==> flow/design.v <==
module fix_mul(
	output reg overflow, 
	output reg [16-1:0] z, 
	input [16-1:0] a, b 
);
reg sign;
reg [16-1:0] abs_a, abs_b;
reg [2*16-1:0] abs_r_result;
always@(*) begin
	sign = a[16-1] ^ b[16-1];
	abs_a = a[16-1] ? ~a + 1 : a;
	abs_b = b[16-1] ? ~b + 1 : b;
	abs_r_result = abs_a[16-1:0] * abs_b[16-1:0];
	z = sign ? ~abs_r_result[16-1+10:10] + 1 : abs_r_result[16-1+10:10];
	if(abs_r_result[2*16-2:16-1+10] > 0) overflow = 1'b1;
	else overflow = 1'b0;
end
endmodule
module fix_div(
	output reg overflow, 
	output reg [16-1:0] z, 
	input [16-1:0] a, b 
);
reg sign;
reg [2*16-1:0] abs_a;
reg [16-1:0] abs_b;
reg [2*16-1:0] abs_r_result;
always@(*) begin
	sign = a[16-1] ^ b[16-1];
	abs_a[16-1:0] = 0;
	abs_a[16-1+10:10] = a[16-1] ? ~a + 1 : a;
	abs_a[2*16-1:16+10] = 0;
	abs_b = b[16-1] ? ~b + 1 : b;
	abs_r_result = abs_a[2*16-1:0] / {{16{1'b0}},abs_b[16-1:0]};
	z = sign ? ~abs_r_result[16-1:0] + 1 : abs_r_result[16-1:0];
	if(abs_r_result[2*16-2:16] > 0 || abs_b == 0) overflow = 1'b1;
	else overflow = 1'b0;
end
endmodule
module fix_add(
	output reg overflow, 
	output reg [16-1:0] z, 
	input [16-1:0] a, b 
);
reg [16:0] ext_a, ext_b, r_result;
always@(*) begin
	ext_a = {a[16-1],a};
	ext_b = {b[16-1],b};
	r_result = ext_a + ext_b;
	z = r_result[16-1:0];
	if(r_result[16] != r_result[16-1]) overflow = 1'b1;
	else overflow = 1'b0;
end
endmodule
module fix_mac(	 
	output overflow, 
	output [16-1:0] z, 
	input [16-1:0] a, b, c 
);
wire u_fix_mul_overflow;
wire [16-1:0] u_fix_mul_z;
fix_mul u_fix_mul(
	.overflow(u_fix_mul_overflow), 
	.z(u_fix_mul_z), 
	.a(a), .b(b) 
);
wire u_fix_add_overflow;
wire [16-1:0] u_fix_add_z;
fix_add u_fix_add(
	.overflow(u_fix_add_overflow), 
	.z(u_fix_add_z), 
	.a(u_fix_mul_z), .b(c) 
);
assign z = u_fix_add_z;
assign overflow = u_fix_mul_overflow | u_fix_add_overflow;
endmodule
module fix_sdc(	 
	output overflow, 
	output [16-1:0] z, 
	input [16-1:0] a, b, c 
);
wire [16-1:0] minus_b = ~b + 1;
wire u_fix_sub_overflow;
wire [16-1:0] u_fix_sub_z;
fix_add u_fix_sub(
	.overflow(u_fix_sub_overflow), 
	.z(u_fix_sub_z), 
	.a(a), .b(minus_b) 
);
wire u_fix_div_overflow;
wire [16-1:0] u_fix_div_z;
fix_div u_fix_div(
	.overflow(u_fix_div_overflow), 
	.z(u_fix_div_z), 
	.a(u_fix_sub_z), .b(c) 
);
assign z = u_fix_div_z;
assign overflow = u_fix_sub_overflow | u_fix_div_overflow;
endmodule
module fixu(
	output reg ack, 
	output reg overflow, 
	output reg [16-1:0] z, 
	input [16-1:0] a, b, c, 
	input fn, 
	input req, 
	input enable, 
	input rstn, clk 
);
reg [16-1:0] u_fix_mac_a, u_fix_mac_b, u_fix_mac_c;
wire [16-1:0] u_fix_mac_z;
wire u_fix_mac_overflow;
fix_mac u_fix_mac(
	.a(u_fix_mac_a), .b(u_fix_mac_b), .c(u_fix_mac_c), 
	.z(u_fix_mac_z), .overflow(u_fix_mac_overflow) 
);
reg [16-1:0] u_fix_sdc_a, u_fix_sdc_b, u_fix_sdc_c;
wire [16-1:0] u_fix_sdc_z;
wire u_fix_sdc_overflow;
fix_sdc u_fix_sdc(
	.a(u_fix_sdc_a), .b(u_fix_sdc_b), .c(u_fix_sdc_c), 
	.z(u_fix_sdc_z), .overflow(u_fix_sdc_overflow)
);
reg [1:0] req_d;
always@(negedge rstn or posedge clk) begin
	if(!rstn) req_d <= 2'b00;
	else if(enable) begin
		req_d[1] <= req_d[0];
		req_d[0] <= req;
	end
end
wire req_x = ^req_d;
reg [4:0] cnt;
always@(negedge rstn or posedge clk) begin
	if(!rstn) begin
		cnt <= 5'd0;
		ack <= 1'b0;
		z <= 0;
		overflow <= 1'b0;
	end
	else if(enable) begin
		if(cnt == 5'd0) begin
			if(req_x) begin
				case(fn)
					1'd0: begin
						cnt <= 5'd2;
						u_fix_mac_a <= a;
						u_fix_mac_b <= b;
						u_fix_mac_c <= c;
					end
					1'd1: begin
						cnt <= 5'd10;
						u_fix_sdc_a <= a;
						u_fix_sdc_b <= b;
						u_fix_sdc_c <= c;
					end
					default: begin
						u_fix_mac_a <= u_fix_mac_a;
						u_fix_mac_b <= u_fix_mac_b;
						u_fix_mac_c <= u_fix_mac_c;
						u_fix_sdc_a <= u_fix_sdc_a;
						u_fix_sdc_b <= u_fix_sdc_b;
						u_fix_sdc_c <= u_fix_sdc_c;
					end
				endcase
			end
		end
		else begin
			cnt <= cnt - 5'd1;
			if(cnt == 5'd1) begin
				ack <= ~ack;
				case(fn)
					1'd0: begin
						z <= u_fix_mac_z;
						overflow <= u_fix_mac_overflow;
					end
					1'd1: begin
						z <= u_fix_sdc_z;
						overflow <= u_fix_sdc_overflow;
					end
					default: begin
						z <= z;
						overflow <= overflow;
					end
				endcase
			end
		end
	end
end
endmodule
module fix_hpf_table(
	input sel_hpf_0p008, sel_hpf_0p002, sel_hpf_0p00025, 
	output [15:0] hpf_b1, hpf_b2, 
	output [15:0] hpf_a1, hpf_a2
);
assign hpf_b1 = sel_hpf_0p008 ? 16'd732		: sel_hpf_0p002 ? 16'd931	: sel_hpf_0p00025 ? 16'd1011	: 16'd1024;
assign hpf_b2 = sel_hpf_0p008 ? -16'd732	: sel_hpf_0p002 ? -16'd931	: sel_hpf_0p00025 ? -16'd1011	: 16'd1024;
assign hpf_a1 = sel_hpf_0p008 ? -16'd1024	: sel_hpf_0p002 ? -16'd1024	: sel_hpf_0p00025 ? -16'd1024	: 16'd1024;
assign hpf_a2 = sel_hpf_0p008 ? 16'd441		: sel_hpf_0p002 ? 16'd838	: sel_hpf_0p00025 ? 16'd998		: 16'd1024;
endmodule
module fix_lpf_table(
	input sel_lpf_0p1875, sel_lpf_0p325, sel_lpf_0p75, 
	output [15:0] lpf_b1, lpf_b2, lpf_b3, lpf_b4, lpf_b5, lpf_b6, 
	output [15:0] lpf_a1, lpf_a2, lpf_a3, lpf_a4, lpf_a5, lpf_a6
);
assign lpf_b1 = sel_lpf_0p1875 ? 16'd30		: sel_lpf_0p325 ? 16'd54	: sel_lpf_0p75 ? 16'd321	: 16'd1024;
assign lpf_b2 = sel_lpf_0p1875 ? -16'd55	: sel_lpf_0p325 ? -16'd3	: sel_lpf_0p75 ? 16'd1362	: 16'd1024;
assign lpf_b3 = sel_lpf_0p1875 ? 16'd33		: sel_lpf_0p325 ? 16'd56	: sel_lpf_0p75 ? 16'd2518	: 16'd1024;
assign lpf_b4 = sel_lpf_0p1875 ? 16'd33		: sel_lpf_0p325 ? 16'd56	: sel_lpf_0p75 ? 16'd2518	: 16'd1024;
assign lpf_b5 = sel_lpf_0p1875 ? -16'd55	: sel_lpf_0p325 ? -16'd3	: sel_lpf_0p75 ? 16'd1362	: 16'd1024;
assign lpf_b6 = sel_lpf_0p1875 ? 16'd30		: sel_lpf_0p325 ? 16'd54	: sel_lpf_0p75 ? 16'd321	: 16'd1024;
assign lpf_a1 = sel_lpf_0p1875 ? 16'd1024	: sel_lpf_0p325 ? 16'd1024	: sel_lpf_0p75 ? 16'd1024	: 16'd1024;
assign lpf_a2 = sel_lpf_0p1875 ? -16'd3507	: sel_lpf_0p325 ? -16'd2266	: sel_lpf_0p75 ? 16'd2270	: 16'd1024;
assign lpf_a3 = sel_lpf_0p1875 ? 16'd5000	: sel_lpf_0p325 ? 16'd2479	: sel_lpf_0p75 ? 16'd2647	: 16'd1024;
assign lpf_a4 = sel_lpf_0p1875 ? -16'd3656	: sel_lpf_0p325 ? -16'd1413	: sel_lpf_0p75 ? 16'd1729	: 16'd1024;
assign lpf_a5 = sel_lpf_0p1875 ? 16'd1366	: sel_lpf_0p325 ? 16'd444	: sel_lpf_0p75 ? 16'd631	: 16'd1024;
assign lpf_a6 = sel_lpf_0p1875 ? -16'd206	: sel_lpf_0p325 ? -16'd53	: sel_lpf_0p75 ? 16'd100	: 16'd1024;
endmodule
module fix_audio_ns(
	output reg ack, 
	output reg overflow, 
	output reg [16-1:0] tx_data, 
	input [16-1:0] rx_data, 
	input [16+16+16+4-1:0] conf, 
	input req, 
	input enable, 
	input rstn, clk 
);
reg [5:0] cst;
localparam
	st_error = (53^(53>>1)),
	st_done = (52^(52>>1)),
	st_vol = (51^(51>>1)), st_load_vol = (50^(50>>1)),
	st_vol_idle = (49^(49>>1)),
	st_kal_update_eec = (48^(48>>1)), st_kal_update_load_eec = (47^(47>>1)),
	st_kal_update_es = (46^(46>>1)), st_kal_update_load_es = (45^(45>>1)),
	st_kal_update_k = (44^(44>>1)),
	st_kal_update_k_load = (43^(43>>1)), st_kal_update_k_1 = (42^(42>>1)),
	st_kal_idle = (40^(40>>1)),
	st_lpf_y0 = (38^(38>>1)), st_lpf_a1 = (37^(37>>1)), 
	st_lpf_a6 = (36^(36>>1)), st_lpf_load_a6 = (35^(35>>1)), 
	st_lpf_a5 = (34^(34>>1)), st_lpf_load_a5 = (33^(33>>1)), 
	st_lpf_a4 = (32^(32>>1)), st_lpf_load_a4 = (31^(31>>1)), 
	st_lpf_a3 = (30^(30>>1)), st_lpf_load_a3 = (29^(29>>1)), 
	st_lpf_a2 = (28^(28>>1)), st_lpf_load_a2 = (27^(27>>1)), 
	st_lpf_b6 = (26^(26>>1)), st_lpf_load_b6 = (25^(25>>1)), 
	st_lpf_b5 = (24^(24>>1)), st_lpf_load_b5 = (23^(23>>1)), 
	st_lpf_b4 = (22^(22>>1)), st_lpf_load_b4 = (21^(21>>1)), 
	st_lpf_b3 = (20^(20>>1)), st_lpf_load_b3 = (19^(19>>1)), 
	st_lpf_b2 = (18^(18>>1)), st_lpf_load_b2 = (17^(17>>1)), 
	st_lpf_b1 = (16^(16>>1)), st_lpf_load_b1 = (15^(15>>1)), 
	st_lpf_shift = (14^(14>>1)),
	st_hpf_y0 = (13^(13>>1)),
	st_hpf_a1 = (12^(12>>1)), st_hpf_load_a1 = (11^(11>>1)), 
	st_hpf_a2 = (10^(10>>1)), st_hpf_load_a2 = (09^(09>>1)), 
	st_hpf_b2 = (08^(08>>1)), st_hpf_load_b2 = (07^(07>>1)), 
	st_hpf_b1 = (06^(06>>1)), st_hpf_load_b1 = (05^(05>>1)), 
	st_hpf_shift = (04^(04>>1)),
	st_in_vol = (03^(03>>1)), st_load_in_vol = (02^(02>>1)),
	st_in_vol_idle = (01^(01>>1)),
	st_idle = (00^(00>>1));
wire [1:0] sel_hpf = conf[1:0];
wire sel_hpf_0p008 = sel_hpf == 2'b11;
wire sel_hpf_0p002 = sel_hpf == 2'b10;
wire sel_hpf_0p00025 = sel_hpf == 2'b01;
wire disable_hpf = sel_hpf == 2'b00;
wire [15:0] hpf_b1, hpf_b2, hpf_a1, hpf_a2;
fix_hpf_table u_fix_hpf_table(
	sel_hpf_0p008, sel_hpf_0p002, sel_hpf_0p00025, 
	hpf_b1, hpf_b2, 
	hpf_a1, hpf_a2
);
wire [1:0] sel_lpf = conf[3:2];
wire sel_lpf_0p75 = sel_lpf == 2'b01;
wire sel_lpf_0p325 = sel_lpf == 2'b10;
wire sel_lpf_0p1875 = sel_lpf == 2'b11;
wire disable_lpf = sel_lpf == 2'b00;
wire [15:0] lpf_b1, lpf_b2, lpf_b3, lpf_b4, lpf_b5, lpf_b6;
wire [15:0] lpf_a1, lpf_a2, lpf_a3, lpf_a4, lpf_a5, lpf_a6;
fix_lpf_table u_fix_lpf_table(
	sel_lpf_0p1875, sel_lpf_0p325, sel_lpf_0p75, 
	lpf_b1, lpf_b2, lpf_b3, lpf_b4, lpf_b5, lpf_b6, 
	lpf_a1, lpf_a2, lpf_a3, lpf_a4, lpf_a5, lpf_a6
);
wire [16-1:0] kal_pnc = conf[16+4-1:4];
wire disable_kal = kal_pnc == {16{1'b0}};
wire [16-1:0] kal_mnc = 16'd1024;
wire [16-1:0] vol = conf[16+16+4-1:16+4];
wire disable_vol = vol == 16'd1024;
wire [16-1:0] in_vol = conf[16+16+16+4-1:16+16+4];
wire disable_in_vol = in_vol == 16'd1024;
wire u_fixu_ack;
wire u_fixu_overflow;
wire [16-1:0] u_fixu_z;
reg [16-1:0] u_fixu_a, u_fixu_b, u_fixu_c;
reg u_fixu_fn;
reg u_fixu_req;
fixu u_fixu(
	.ack(u_fixu_ack), 
	.overflow(u_fixu_overflow), 
	.z(u_fixu_z), 
	.a(u_fixu_a), .b(u_fixu_b), .c(u_fixu_c), 
	.fn(u_fixu_fn), 
	.req(u_fixu_req), 
	.enable(enable), 
	.rstn(rstn), .clk(clk) 
);
reg [1:0] req_d, u_fixu_ack_d;
always@(negedge rstn or posedge clk) begin
	if(!rstn) begin
		req_d <= 2'b00;
		u_fixu_ack_d <= 2'b00;
	end
	else if(enable) begin
		req_d[1] <= req_d[0];
		req_d[0] <= req;
		u_fixu_ack_d[1] <= u_fixu_ack_d[0];
		u_fixu_ack_d[0] <= u_fixu_ack;
	end
end
wire req_x = ^req_d;
wire u_fixu_ack_x = ^u_fixu_ack_d;
reg [16-1:0] data;
reg [16-1:0] hpf_x0, hpf_x1;
reg [16-1:0] hpf_y0, hpf_y1;
reg [16-1:0] lpf_x0, lpf_x1, lpf_x2, lpf_x3, lpf_x4, lpf_x5;
reg [16-1:0] lpf_y0, lpf_y1, lpf_y2, lpf_y3, lpf_y4, lpf_y5;
reg [15:0] kal_k, kal_es, kal_eec;
wire [15:0] kal_es_nst = kal_es;
wire [15:0] kal_eec_nst = kal_eec + kal_pnc;
always@(negedge rstn or posedge clk) begin
	if(!rstn) begin
		cst <= st_idle;
		data <= 0;
		u_fixu_fn <= 1'b0;
		u_fixu_req <= 1'b0;
		u_fixu_a <= 0;
		u_fixu_b <= 0;
		u_fixu_c <= 0;
		hpf_x0 <= 0; hpf_x1 <= 0;
		hpf_y0 <= 0; hpf_y1 <= 0;
		lpf_x0 <= 0; lpf_x1 <= 0; lpf_x2 <= 0; lpf_x3 <= 0; lpf_x4 <= 0; lpf_x5 <= 0;
		lpf_y0 <= 0; lpf_y1 <= 0; lpf_y2 <= 0; lpf_y3 <= 0; lpf_y4 <= 0; lpf_y5 <= 0;
		kal_k <= 0; kal_es <= 0; kal_eec <= 0;
		overflow <= 1'b0;
		ack <= 1'b0;
	end
	else if(enable) begin
		case(cst)
			st_idle: 
				if(req_x) begin
					cst <= st_in_vol_idle;
					data <= rx_data;
					overflow <= 1'b0;
				end
			st_in_vol_idle: begin
				if(disable_in_vol) cst <= st_hpf_shift;
				else cst <= st_load_in_vol;
			end
			st_load_in_vol: begin
				cst <= st_in_vol;
				u_fixu_fn <= 1'b0;
				u_fixu_req <= ~u_fixu_req;
				u_fixu_a <= data;
				u_fixu_b <= in_vol;
				u_fixu_c <= 0;
			end
			st_in_vol:
				if(u_fixu_ack_x) begin
					if(u_fixu_overflow) cst <= st_error;
					else begin
						cst <= st_hpf_shift;
						data <= u_fixu_z;
					end
				end
			st_hpf_shift: begin
				if(disable_hpf) cst <= st_lpf_shift;
				else cst <= st_hpf_load_b1;
				hpf_x0 <= data; hpf_x1 <= hpf_x0;
				hpf_y1 <= hpf_y0;
			end
			st_hpf_load_b1: begin
				cst <= st_hpf_b1;
				u_fixu_fn <= 1'b0;
				u_fixu_req <= ~u_fixu_req;
				u_fixu_a <= hpf_b1;
				u_fixu_b <= hpf_x0;
				u_fixu_c <= 0;
			end
			st_hpf_b1: 
				if(u_fixu_ack_x) begin
					if(u_fixu_overflow) cst <= st_error;
					else cst <= st_hpf_load_b2;
				end
			st_hpf_load_b2: begin
				cst <= st_hpf_b2;
				u_fixu_fn <= 1'b0;
				u_fixu_req <= ~u_fixu_req;
				u_fixu_a <= hpf_b2;
				u_fixu_b <= hpf_x1;
				u_fixu_c <= u_fixu_z;
			end
			st_hpf_b2: 
				if(u_fixu_ack_x) begin
					if(u_fixu_overflow) cst <= st_error;
					else begin
						cst <= st_hpf_load_a2;
						data <= u_fixu_z;
					end
				end
			st_hpf_load_a2: begin
				cst <= st_hpf_a2;
				u_fixu_fn <= 1'b0;
				u_fixu_req <= ~u_fixu_req;
				u_fixu_a <= hpf_a2;
				u_fixu_b <= hpf_y1;
				u_fixu_c <= 0;
			end
			st_hpf_a2: 
				if(u_fixu_ack_x) begin
					if(u_fixu_overflow) cst <= st_error;
					else cst <= st_hpf_load_a1;
				end
			st_hpf_load_a1: begin
				cst <= st_hpf_y0;
				u_fixu_fn <= 1'b1;
				u_fixu_req <= ~u_fixu_req;
				u_fixu_a <= data;
				u_fixu_b <= u_fixu_z;
				u_fixu_c <= hpf_a1;
			end
			st_hpf_y0: 
				if(u_fixu_ack_x) begin
					if(u_fixu_overflow) cst <= st_error;
					else begin
						cst <= st_lpf_shift;
						hpf_y0 <= u_fixu_z;
						data <= u_fixu_z;
					end
				end
			st_lpf_shift: begin
				if(disable_lpf) cst <= st_kal_idle;
				else cst <= st_lpf_load_b1;
				lpf_x0 <= data;
				lpf_x1 <= lpf_x0; lpf_x2 <= lpf_x1; lpf_x3 <= lpf_x2; lpf_x4 <= lpf_x3; lpf_x5 <= lpf_x4;
				lpf_y1 <= lpf_y0; lpf_y2 <= lpf_y1; lpf_y3 <= lpf_y2; lpf_y4 <= lpf_y3; lpf_y5 <= lpf_y4;
			end
			st_lpf_load_b1: begin
				cst <= st_lpf_b1;
				u_fixu_fn <= 1'b0;
				u_fixu_req <= ~u_fixu_req;
				u_fixu_a <= lpf_b1;
				u_fixu_b <= lpf_x0;
				u_fixu_c <= 0;
			end
			st_lpf_b1: 
				if(u_fixu_ack_x) begin
					if(u_fixu_overflow) cst <= st_error;
					else cst <= st_lpf_load_b2;
				end
			st_lpf_load_b2: begin
				cst <= st_lpf_b2;
				u_fixu_fn <= 1'b0;
				u_fixu_req <= ~u_fixu_req;
				u_fixu_a <= lpf_b2;
				u_fixu_b <= lpf_x1;
				u_fixu_c <= u_fixu_z;
			end
			st_lpf_b2: 
				if(u_fixu_ack_x) begin
					if(u_fixu_overflow) cst <= st_error;
					else cst <= st_lpf_load_b3;
				end
			st_lpf_load_b3: begin
				cst <= st_lpf_b3;
				u_fixu_fn <= 1'b0;
				u_fixu_req <= ~u_fixu_req;
				u_fixu_a <= lpf_b3;
				u_fixu_b <= lpf_x2;
				u_fixu_c <= u_fixu_z;
			end
			st_lpf_b3: 
				if(u_fixu_ack_x) begin
					if(u_fixu_overflow) cst <= st_error;
					else cst <= st_lpf_load_b4;
				end
			st_lpf_load_b4: begin
				cst <= st_lpf_b4;
				u_fixu_fn <= 1'b0;
				u_fixu_req <= ~u_fixu_req;
				u_fixu_a <= lpf_b4;
				u_fixu_b <= lpf_x3;
				u_fixu_c <= u_fixu_z;
			end
			st_lpf_b4: 
				if(u_fixu_ack_x) begin
					if(u_fixu_overflow) cst <= st_error;
					else cst <= st_lpf_load_b5;
				end
			st_lpf_load_b5: begin
				cst <= st_lpf_b5;
				u_fixu_fn <= 1'b0;
				u_fixu_req <= ~u_fixu_req;
				u_fixu_a <= lpf_b5;
				u_fixu_b <= lpf_x4;
				u_fixu_c <= u_fixu_z;
			end
			st_lpf_b5: 
				if(u_fixu_ack_x) begin
					if(u_fixu_overflow) cst <= st_error;
					else cst <= st_lpf_load_b6;
				end
			st_lpf_load_b6: begin
				cst <= st_lpf_b6;
				u_fixu_fn <= 1'b0;
				u_fixu_req <= ~u_fixu_req;
				u_fixu_a <= lpf_b6;
				u_fixu_b <= lpf_x5;
				u_fixu_c <= u_fixu_z;
			end
			st_lpf_b6: 
				if(u_fixu_ack_x) begin
					if(u_fixu_overflow) cst <= st_error;
					else begin
						cst <= st_lpf_load_a2;
						data <= u_fixu_z;
					end
				end
			st_lpf_load_a2: begin
				cst <= st_lpf_a2;
				u_fixu_fn <= 1'b0;
				u_fixu_req <= ~u_fixu_req;
				u_fixu_a <= lpf_a2;
				u_fixu_b <= lpf_y1;
				u_fixu_c <= 0;
			end
			st_lpf_a2: 
				if(u_fixu_ack_x) begin
					if(u_fixu_overflow) cst <= st_error;
					else cst <= st_lpf_load_a3;
				end
			st_lpf_load_a3: begin
				cst <= st_lpf_a3;
				u_fixu_fn <= 1'b0;
				u_fixu_req <= ~u_fixu_req;
				u_fixu_a <= lpf_a3;
				u_fixu_b <= lpf_y2;
				u_fixu_c <= u_fixu_z;
			end
			st_lpf_a3: 
				if(u_fixu_ack_x) begin
					if(u_fixu_overflow) cst <= st_error;
					else cst <= st_lpf_load_a4;
				end
			st_lpf_load_a4: begin
				cst <= st_lpf_a4;
				u_fixu_fn <= 1'b0;
				u_fixu_req <= ~u_fixu_req;
				u_fixu_a <= lpf_a4;
				u_fixu_b <= lpf_y3;
				u_fixu_c <= u_fixu_z;
			end
			st_lpf_a4: 
				if(u_fixu_ack_x) begin
					if(u_fixu_overflow) cst <= st_error;
					else cst <= st_lpf_load_a5;
				end
			st_lpf_load_a5: begin
				cst <= st_lpf_a5;
				u_fixu_fn <= 1'b0;
				u_fixu_req <= ~u_fixu_req;
				u_fixu_a <= lpf_a5;
				u_fixu_b <= lpf_y4;
				u_fixu_c <= u_fixu_z;
			end
			st_lpf_a5: 
				if(u_fixu_ack_x) begin
					if(u_fixu_overflow) cst <= st_error;
					else cst <= st_lpf_load_a6;
				end
			st_lpf_load_a6: begin
				cst <= st_lpf_a6;
				u_fixu_fn <= 1'b0;
				u_fixu_req <= ~u_fixu_req;
				u_fixu_a <= lpf_a6;
				u_fixu_b <= lpf_y5;
				u_fixu_c <= u_fixu_z;
			end
			st_lpf_a6: 
				if(u_fixu_ack_x) begin
					if(u_fixu_overflow) cst <= st_error;
					else cst <= st_lpf_a1;
				end
			st_lpf_a1: begin
				cst <= st_lpf_y0;
				u_fixu_fn <= 1'b1;
				u_fixu_req <= ~u_fixu_req;
				u_fixu_a <= data;
				u_fixu_b <= u_fixu_z;
				u_fixu_c <= lpf_a1;
			end
			st_lpf_y0: 
				if(u_fixu_ack_x) begin
					if(u_fixu_overflow) cst <= st_error;
					else begin
						cst <= st_kal_idle;
						lpf_y0 <= u_fixu_z;
						data <= u_fixu_z;
					end
				end
			st_kal_idle: begin
				if(disable_kal) cst <= st_vol_idle;
				else cst <= st_kal_update_k_1;
			end
			st_kal_update_k_1: begin
				cst <= st_kal_update_k_load;
				kal_k <= kal_eec_nst + kal_mnc;
			end
			st_kal_update_k_load: begin
				cst <= st_kal_update_k;
				u_fixu_fn <= 1'b1;
				u_fixu_req <= ~u_fixu_req;
				u_fixu_a <= kal_eec_nst;
				u_fixu_b <= 0;
				u_fixu_c <= kal_k;
			end
			st_kal_update_k: 
				if(u_fixu_ack_x) begin
					if(u_fixu_overflow) cst <= st_error;
					else begin
						cst <= st_kal_update_load_es;
						kal_k <= u_fixu_z;
					end
				end
			st_kal_update_load_es: begin
				cst <= st_kal_update_es;
				u_fixu_fn <= 1'b0;
				u_fixu_req <= ~u_fixu_req;
				u_fixu_a <= kal_k;
				u_fixu_b <= data + (~kal_es_nst + 1);
				u_fixu_c <= kal_es_nst;
			end
			st_kal_update_es: 
				if(u_fixu_ack_x) begin
					if(u_fixu_overflow) cst <= st_error;
					else begin
						cst <= st_kal_update_load_eec;
						kal_es <= u_fixu_z;
					end
				end
			st_kal_update_load_eec: begin
				cst <= st_kal_update_eec;
				u_fixu_fn <= 1'b0;
				u_fixu_req <= ~u_fixu_req;
				u_fixu_a <= ~kal_k + 1;
				u_fixu_b <= kal_eec_nst;
				u_fixu_c <= kal_eec_nst;
			end
			st_kal_update_eec: 
				if(u_fixu_ack_x) begin
					if(u_fixu_overflow) cst <= st_error;
					else begin
						cst <= st_vol_idle;
						kal_eec <= u_fixu_z;
						data <= kal_es;
					end
				end
			st_vol_idle: begin
				if(disable_vol) cst <= st_done;
				else cst <= st_load_vol;
			end
			st_load_vol: begin
				cst <= st_vol;
				u_fixu_fn <= 1'b0;
				u_fixu_req <= ~u_fixu_req;
				u_fixu_a <= data;
				u_fixu_b <= vol;
				u_fixu_c <= 0;
			end
			st_vol:
				if(u_fixu_ack_x) begin
					if(u_fixu_overflow) cst <= st_error;
					else begin
						cst <= st_done;
						data <= u_fixu_z;
					end
				end
			st_error: begin
				cst <= st_done;
				overflow <= 1'b1;
			end
			st_done: begin
				cst <= st_idle;
				tx_data <= data;
				ack <= ~ack;
			end
			default: cst <= st_idle;
		endcase
	end
end
endmodule
**Reports on fix_audio_ns**

What the tools print for fix_audio_ns, step after step.
Lines are those of the file above, counted from 1.
Library cell names are shortened.
The mark - stands for no value.

- Top: fix_audio_ns
- Clock: clk
- Standard-cell library: sky130hd
- Library corner: tt_025C_1v80

**Word-level counts**

Counts by Yosys on the flattened word-level netlist (proc, flatten, opt, wreduce; memories kept). Register bits leave out memories and registers merged into their read ports (data or address). Print and check cells are left out. Cells with the same type and inputs are merged into one.

- Register bits after elaboration: 519
- Bits of input ports: 72
- Output and inout port bits: 18
- Word-level cells: 333

- Add/subtract/negate cells: 15
- Multipliers: 1
- Divide/modulo/power cells: 1
- Magnitude comparators: 2
- Equality and inequality tests: 88
- Mux-type cells: 113
- Bitwise gates (word level): 19
- Reduce/logical cells: 49

Operator list:

| operator | count |
|---|---|
| 16-bit 2-to-1 mux | 36 |
| 26-bit by 16-bit divider with 32-bit output | 1 |
| 16-bit by 16-bit multiplier with 31-bit output | 1 |
| 16-bit parallel mux with 20-bit select | 1 |
| 6-bit parallel mux with 50-bit select | 1 |
| 16-bit parallel mux with 15-bit select | 1 |
| 6-bit 2-to-1 mux | 36 |
| 16-bit by 1-bit adder with 16-bit output (second input constant) | 9 |
| 16-bit NOT | 9 |
| 6-bit == test (second input constant) | 20 |
| 16-bit parallel mux with 7-bit select | 1 |
| 6-bit by 5-bit == test with 1-bit output (second input constant) | 16 |
| 11-bit 2-to-1 mux | 6 |
| 16-bit parallel mux with 2-bit select | 2 |
| 2-bit != test (second input constant) | 25 |
| 16-bit parallel mux with 3-bit select | 1 |
| 5-bit 2-to-1 mux | 9 |
| 6-bit by 4-bit == test with 1-bit output (second input constant) | 7 |
| 12-bit 2-to-1 mux | 3 |
| 16-bit by 16-bit adder with 17-bit output | 2 |
| 16-bit by 11-bit == test with 1-bit output (second input constant) | 2 |
| 16-bit adder | 2 |
| 16-bit logical NOT | 2 |
| 6-bit by 3-bit == test with 1-bit output (second input constant) | 4 |
| 23-bit AND reduction | 1 |
| 21-bit OR reduction | 1 |
| 20-bit nonzero test | 1 |
| 4-bit AND reduction | 5 |

Other operator kinds: 40; their cells: 83.

**Depth**

Depth = most cells in a row (Yosys ltp): at word level without a register or memory, in the mapped netlist without a sequential cell, where the memories' decode and read muxes count.

- Depth after elaboration: 12
- ABC_AREA: 1
- Depth in mapped cells: 651
- Gate-level depth less buffers: 610

**After synthesis**

The flow's flattened synthesis, as Yosys stat reports it; memories are mapped. The netlist is that of the ABC_AREA named above (0 if unset); the other value can give another one.
Totals and module areas in this step are rounded.

- Mapped cells: 8713
- Cell area after synthesis: 61700 um^2
- Sequential area: 13500 um^2
- Mapped flip-flops: 519
- Buffer cells: 245

Cell types:

| cell type | count | total area (um^2) |
|---|---|---|
| dfrtp_1 | 407 | 1.02E+04 |
| nand2_1 | 1984 | 7.45E+03 |
| ha_1 | 563 | 7.04E+03 |
| inv_1 | 1335 | 5.01E+03 |
| fa_1 | 197 | 3.94E+03 |
| o21ai_0 | 703 | 3.52E+03 |
| edfxtp_1 | 112 | 3.36E+03 |
| nor2_1 | 652 | 2.45E+03 |
| a21oi_1 | 426 | 2.13E+03 |
| xor2_1 | 243 | 2.13E+03 |
| nand3_1 | 337 | 1.69E+03 |
| xnor2_1 | 166 | 1.45E+03 |
| nand4_1 | 139 | 869.584 |
| nand2_2 | 119 | 744.464 |
| clkbuf_1 | 185 | 694.416 |
| nand2_4 | 58 | 653.126 |
| o22ai_1 | 90 | 563.04 |
| nand3_2 | 53 | 530.509 |

Not listed: further types 78, cells in them 944.

**Timing after synthesis**

OpenSTA on the mapped netlist: ideal clock, no wires. The path of least setup slack (recovery checks aside). Input and output delay are each 20% of the period. Register names are those of the netlist, which keeps one name where synthesis merged equal registers.

- Kind: register -> register
- Start: register u_fixu.u_fix_sdc_c[0]
- End: register u_fixu.z[14]
- Clock period: 90.0 ns
- Setup time: 0.087 ns
- Time at the first pin: 0.000 ns
- Arrival: 83.981 ns
- Required time: 89.913 ns
- Path slack: 5.932 ns
- Path delay: 84.068 ns
- Stages on the path: 623
- Path buffers: 48
- Synthesis period reached: 84.068 ns

"path delay" is the arrival time less input delay plus setup time.
"stages on the path" counts driving pins, that of a launching flip-flop among them; a cell with two outputs on the path counts twice.
"synthesis period reached" = period - worst setup slack (recovery checks aside). The figure is calculated, with input and output delays left at 20% of the set period.
Between the ends stands the longest chain of elaborated cells between them, by number of cells; it is not shown to be the way that was timed. Of several equally long chains one is given.
Each line given opens the expression or statement behind the cell; cells for indexed reads and writes are added by Yosys, which also makes memories of some case tables.
At most two assigning lines are given for a register; there are more.

- Cell sequence: edfxtp_1 > buf_6 > inv_2 > clkbuf_8 > clkbuf_1 > ha_1 > buf_4 > nand2_1 > nor3_2 > a21oi_1 > xnor2_1 > nand2_1 > nor4_2 > nand3_1 > nor2_1 > ha_1 > nand3_1 > nor2_1 > [587 not listed] > ha_1 > a21oi_1 > nor2_1 > a211oi_1 > nand2_1 > nand2_1 > nand2_2 > nor2_4 > ha_1 > inv_1 > nor4_1 > nand2_1 > nand2_1 > o21ai_0 > a21oi_1 > xor2_1 > nand2_1 > a22oi_1
- Cells in the longest elaborated chain: 8
- Elaborated cells on any way between the ends: 8
- RTL lines with such cells: 4
- Classes of those cells: 2 x add/sub; 1 x div; 3 x mux; 2 x logic

RTL lines, path post-synthesis:

| item | line | text |
|---|---|---|
| start: declaration | 117 | `reg [16-1:0] u_fix_sdc_a, u_fix_sdc_b, u_fix_sdc_c;` |
| start: assignment | 155 | `u_fix_sdc_c <= c;` |
| start: assignment | 163 | `u_fix_sdc_c <= u_fix_sdc_c;` |
| 16-bit NOT | 33 | `abs_b = b[16-1] ? ~b + 1 : b;` |
| 16-bit by 1-bit adder with 16-bit output | 33 |  |
| 16-bit 2-to-1 mux | 33 |  |
| 26-bit by 16-bit divider with 32-bit output | 34 | `abs_r_result = abs_a[2*16-1:0] / {{16{1'b0}},abs_b[16-1:0]};` |
| 16-bit NOT | 35 | `z = sign ? ~abs_r_result[16-1:0] + 1 : abs_r_result[16-1:0];` |
| 16-bit by 1-bit adder with 16-bit output | 35 |  |
| 16-bit 2-to-1 mux | 35 |  |
| 16-bit parallel mux with 2-bit select | 172 | `case(fn)` |
| end: assignment | 174 | `z <= u_fix_mac_z;` |
| end: assignment | 178 | `z <= u_fix_sdc_z;` |
| end: declaration | 103 | `output reg [16-1:0] z,` |

**Timing after layout**

Path of least setup slack in the final report of stored run 1 (OpenROAD, finished layout, wires in). Where an end is a register, its clock arrival counts in the times.

- Kind: register -> register
- Start: register u_fixu.u_fix_sdc_c[0]
- End: register u_fixu.z[10]
- Clock period: 69.3 ns
- Setup time: 0.11 ns
- Time at the first pin: 0.63 ns
- Arrival: 80.76 ns
- Required time: 69.83 ns
- Path slack: -10.93 ns
- Stages on the path: 619
- Path buffers: 84

Between the ends stands the longest chain of elaborated cells between them, by number of cells; it is not shown to be the way that was timed. Of several equally long chains one is given.
At most two assigning lines are given for a register; there are more.

- Cell sequence: edfxtp_1 > buf_6 > inv_2 > clkbuf_8 > clkbuf_16 > ha_1 > buf_4 > nand2_2 > nor2_1 > inv_2 > nor3_2 > xor2_1 > nand2_2 > o21ai_4 > nand2_2 > nor3_4 > nand3_1 > nor2_4 > [583 not listed] > a221oi_2 > nand2_1 > nand2_1 > nand2_1 > nand2_2 > nand2_4 > nor2_4 > ha_4 > inv_4 > nor4_4 > nand2_1 > nand2_2 > o21ai_4 > xor2_2 > nand2_1 > o31ai_2 > nand2_1 > o21ai_2
- Cells in the longest elaborated chain: 8
- Elaborated cells on any way between the ends: 8
- RTL lines with such cells: 4
- Classes of those cells: 2 x add/sub; 1 x div; 3 x mux; 2 x logic

RTL lines, path post-layout:

| item | line | text |
|---|---|---|
| start: declaration | 117 | `reg [16-1:0] u_fix_sdc_a, u_fix_sdc_b, u_fix_sdc_c;` |
| start: assignment | 155 | `u_fix_sdc_c <= c;` |
| start: assignment | 163 | `u_fix_sdc_c <= u_fix_sdc_c;` |
| 16-bit NOT | 33 | `abs_b = b[16-1] ? ~b + 1 : b;` |
| 16-bit by 1-bit adder with 16-bit output | 33 |  |
| 16-bit 2-to-1 mux | 33 |  |
| 26-bit by 16-bit divider with 32-bit output | 34 | `abs_r_result = abs_a[2*16-1:0] / {{16{1'b0}},abs_b[16-1:0]};` |
| 16-bit NOT | 35 | `z = sign ? ~abs_r_result[16-1:0] + 1 : abs_r_result[16-1:0];` |
| 16-bit by 1-bit adder with 16-bit output | 35 |  |
| 16-bit 2-to-1 mux | 35 |  |
| 16-bit parallel mux with 2-bit select | 172 | `case(fn)` |
| end: assignment | 174 | `z <= u_fix_mac_z;` |
| end: assignment | 178 | `z <= u_fix_sdc_z;` |
| end: declaration | 103 | `output reg [16-1:0] z,` |

Flow measurements of fix_audio_ns on sky130hd: 3 stored runs with different settings, listed in no order. Input and output delays are each 20% of the period that was set; the output load is 0.01 pF.
"clock period achieved": clock period set for the run, less the worst setup slack. It is reckoned from that one timing run; input and output delays stay at 20% of the period that was set.
"worst path time" = time allowed to the worst setup path (clock period - input delay - output delay, where it has them) - its slack; a late launch clock adds to it, a late capture clock takes from it.
Results are given in rounded form.
Settings: . = not set for that run.

| item | stored run 1 | stored run 2 | stored run 3 |
|---|---|---|---|
| ABC_AREA | 1 | . | 0 |
| CELL_PAD_IN_SITES_GLOBAL_PLACEMENT | 1 | . | . |
| CORE_MARGIN | 8 | 2 | 2 |
| CORE_UTILIZATION | 55 | 43 | 48 |
| CTS_CLUSTER_SIZE | 18 | . | 54 |
| GPL_TIMING_DRIVEN | 0 | . | . |
| MAX_ROUTING_LAYER | met4 | . | met4 |
| PLACE_DENSITY_LB_ADDON | 0.07 | . | 0.23 |
| SETUP_SLACK_MARGIN | 5.0 | 5.0 | -2.0 |
| SLEW_MARGIN | 15 | 35 | 20 |
| TNS_END_PERCENT | 15 | 75 | 65 |
| period_ns | 69.3 | 140.0 | 57.2 |
| CAP_MARGIN | 20 | 20 | 20 |
| CTS_CLUSTER_DIAMETER | . | 331 | . |
| CORE_ASPECT_RATIO | . | . | 1.19 |
| MIN_ROUTING_LAYER | . | . | met1 |
| synthesis area (um^2) | 61700 | 60800 | 60800 |
| total die area (um^2) | 123000 | 144000 | 130000 |
| standard-cell area after layout (um^2) | 79100 | 66300 | 85900 |
| utilization of the finished layout (%) | 70.7 | 47.4 | 68.3 |
| setup slack of the worst path (ns) | -10.9 | 38.9 | -19.7 |
| total negative slack (ns) | -168 | 0.000 | -307 |
| worst-case hold slack (ns) | 0.477 | 0.472 | 0.461 |
| clock period achieved (ns) | 80.227 | 101.141 | 76.863 |
| worst path time (ns) | 80.23 | 101.14 | 76.86 |
| critical path kind | register -> register | register -> register | register -> register |
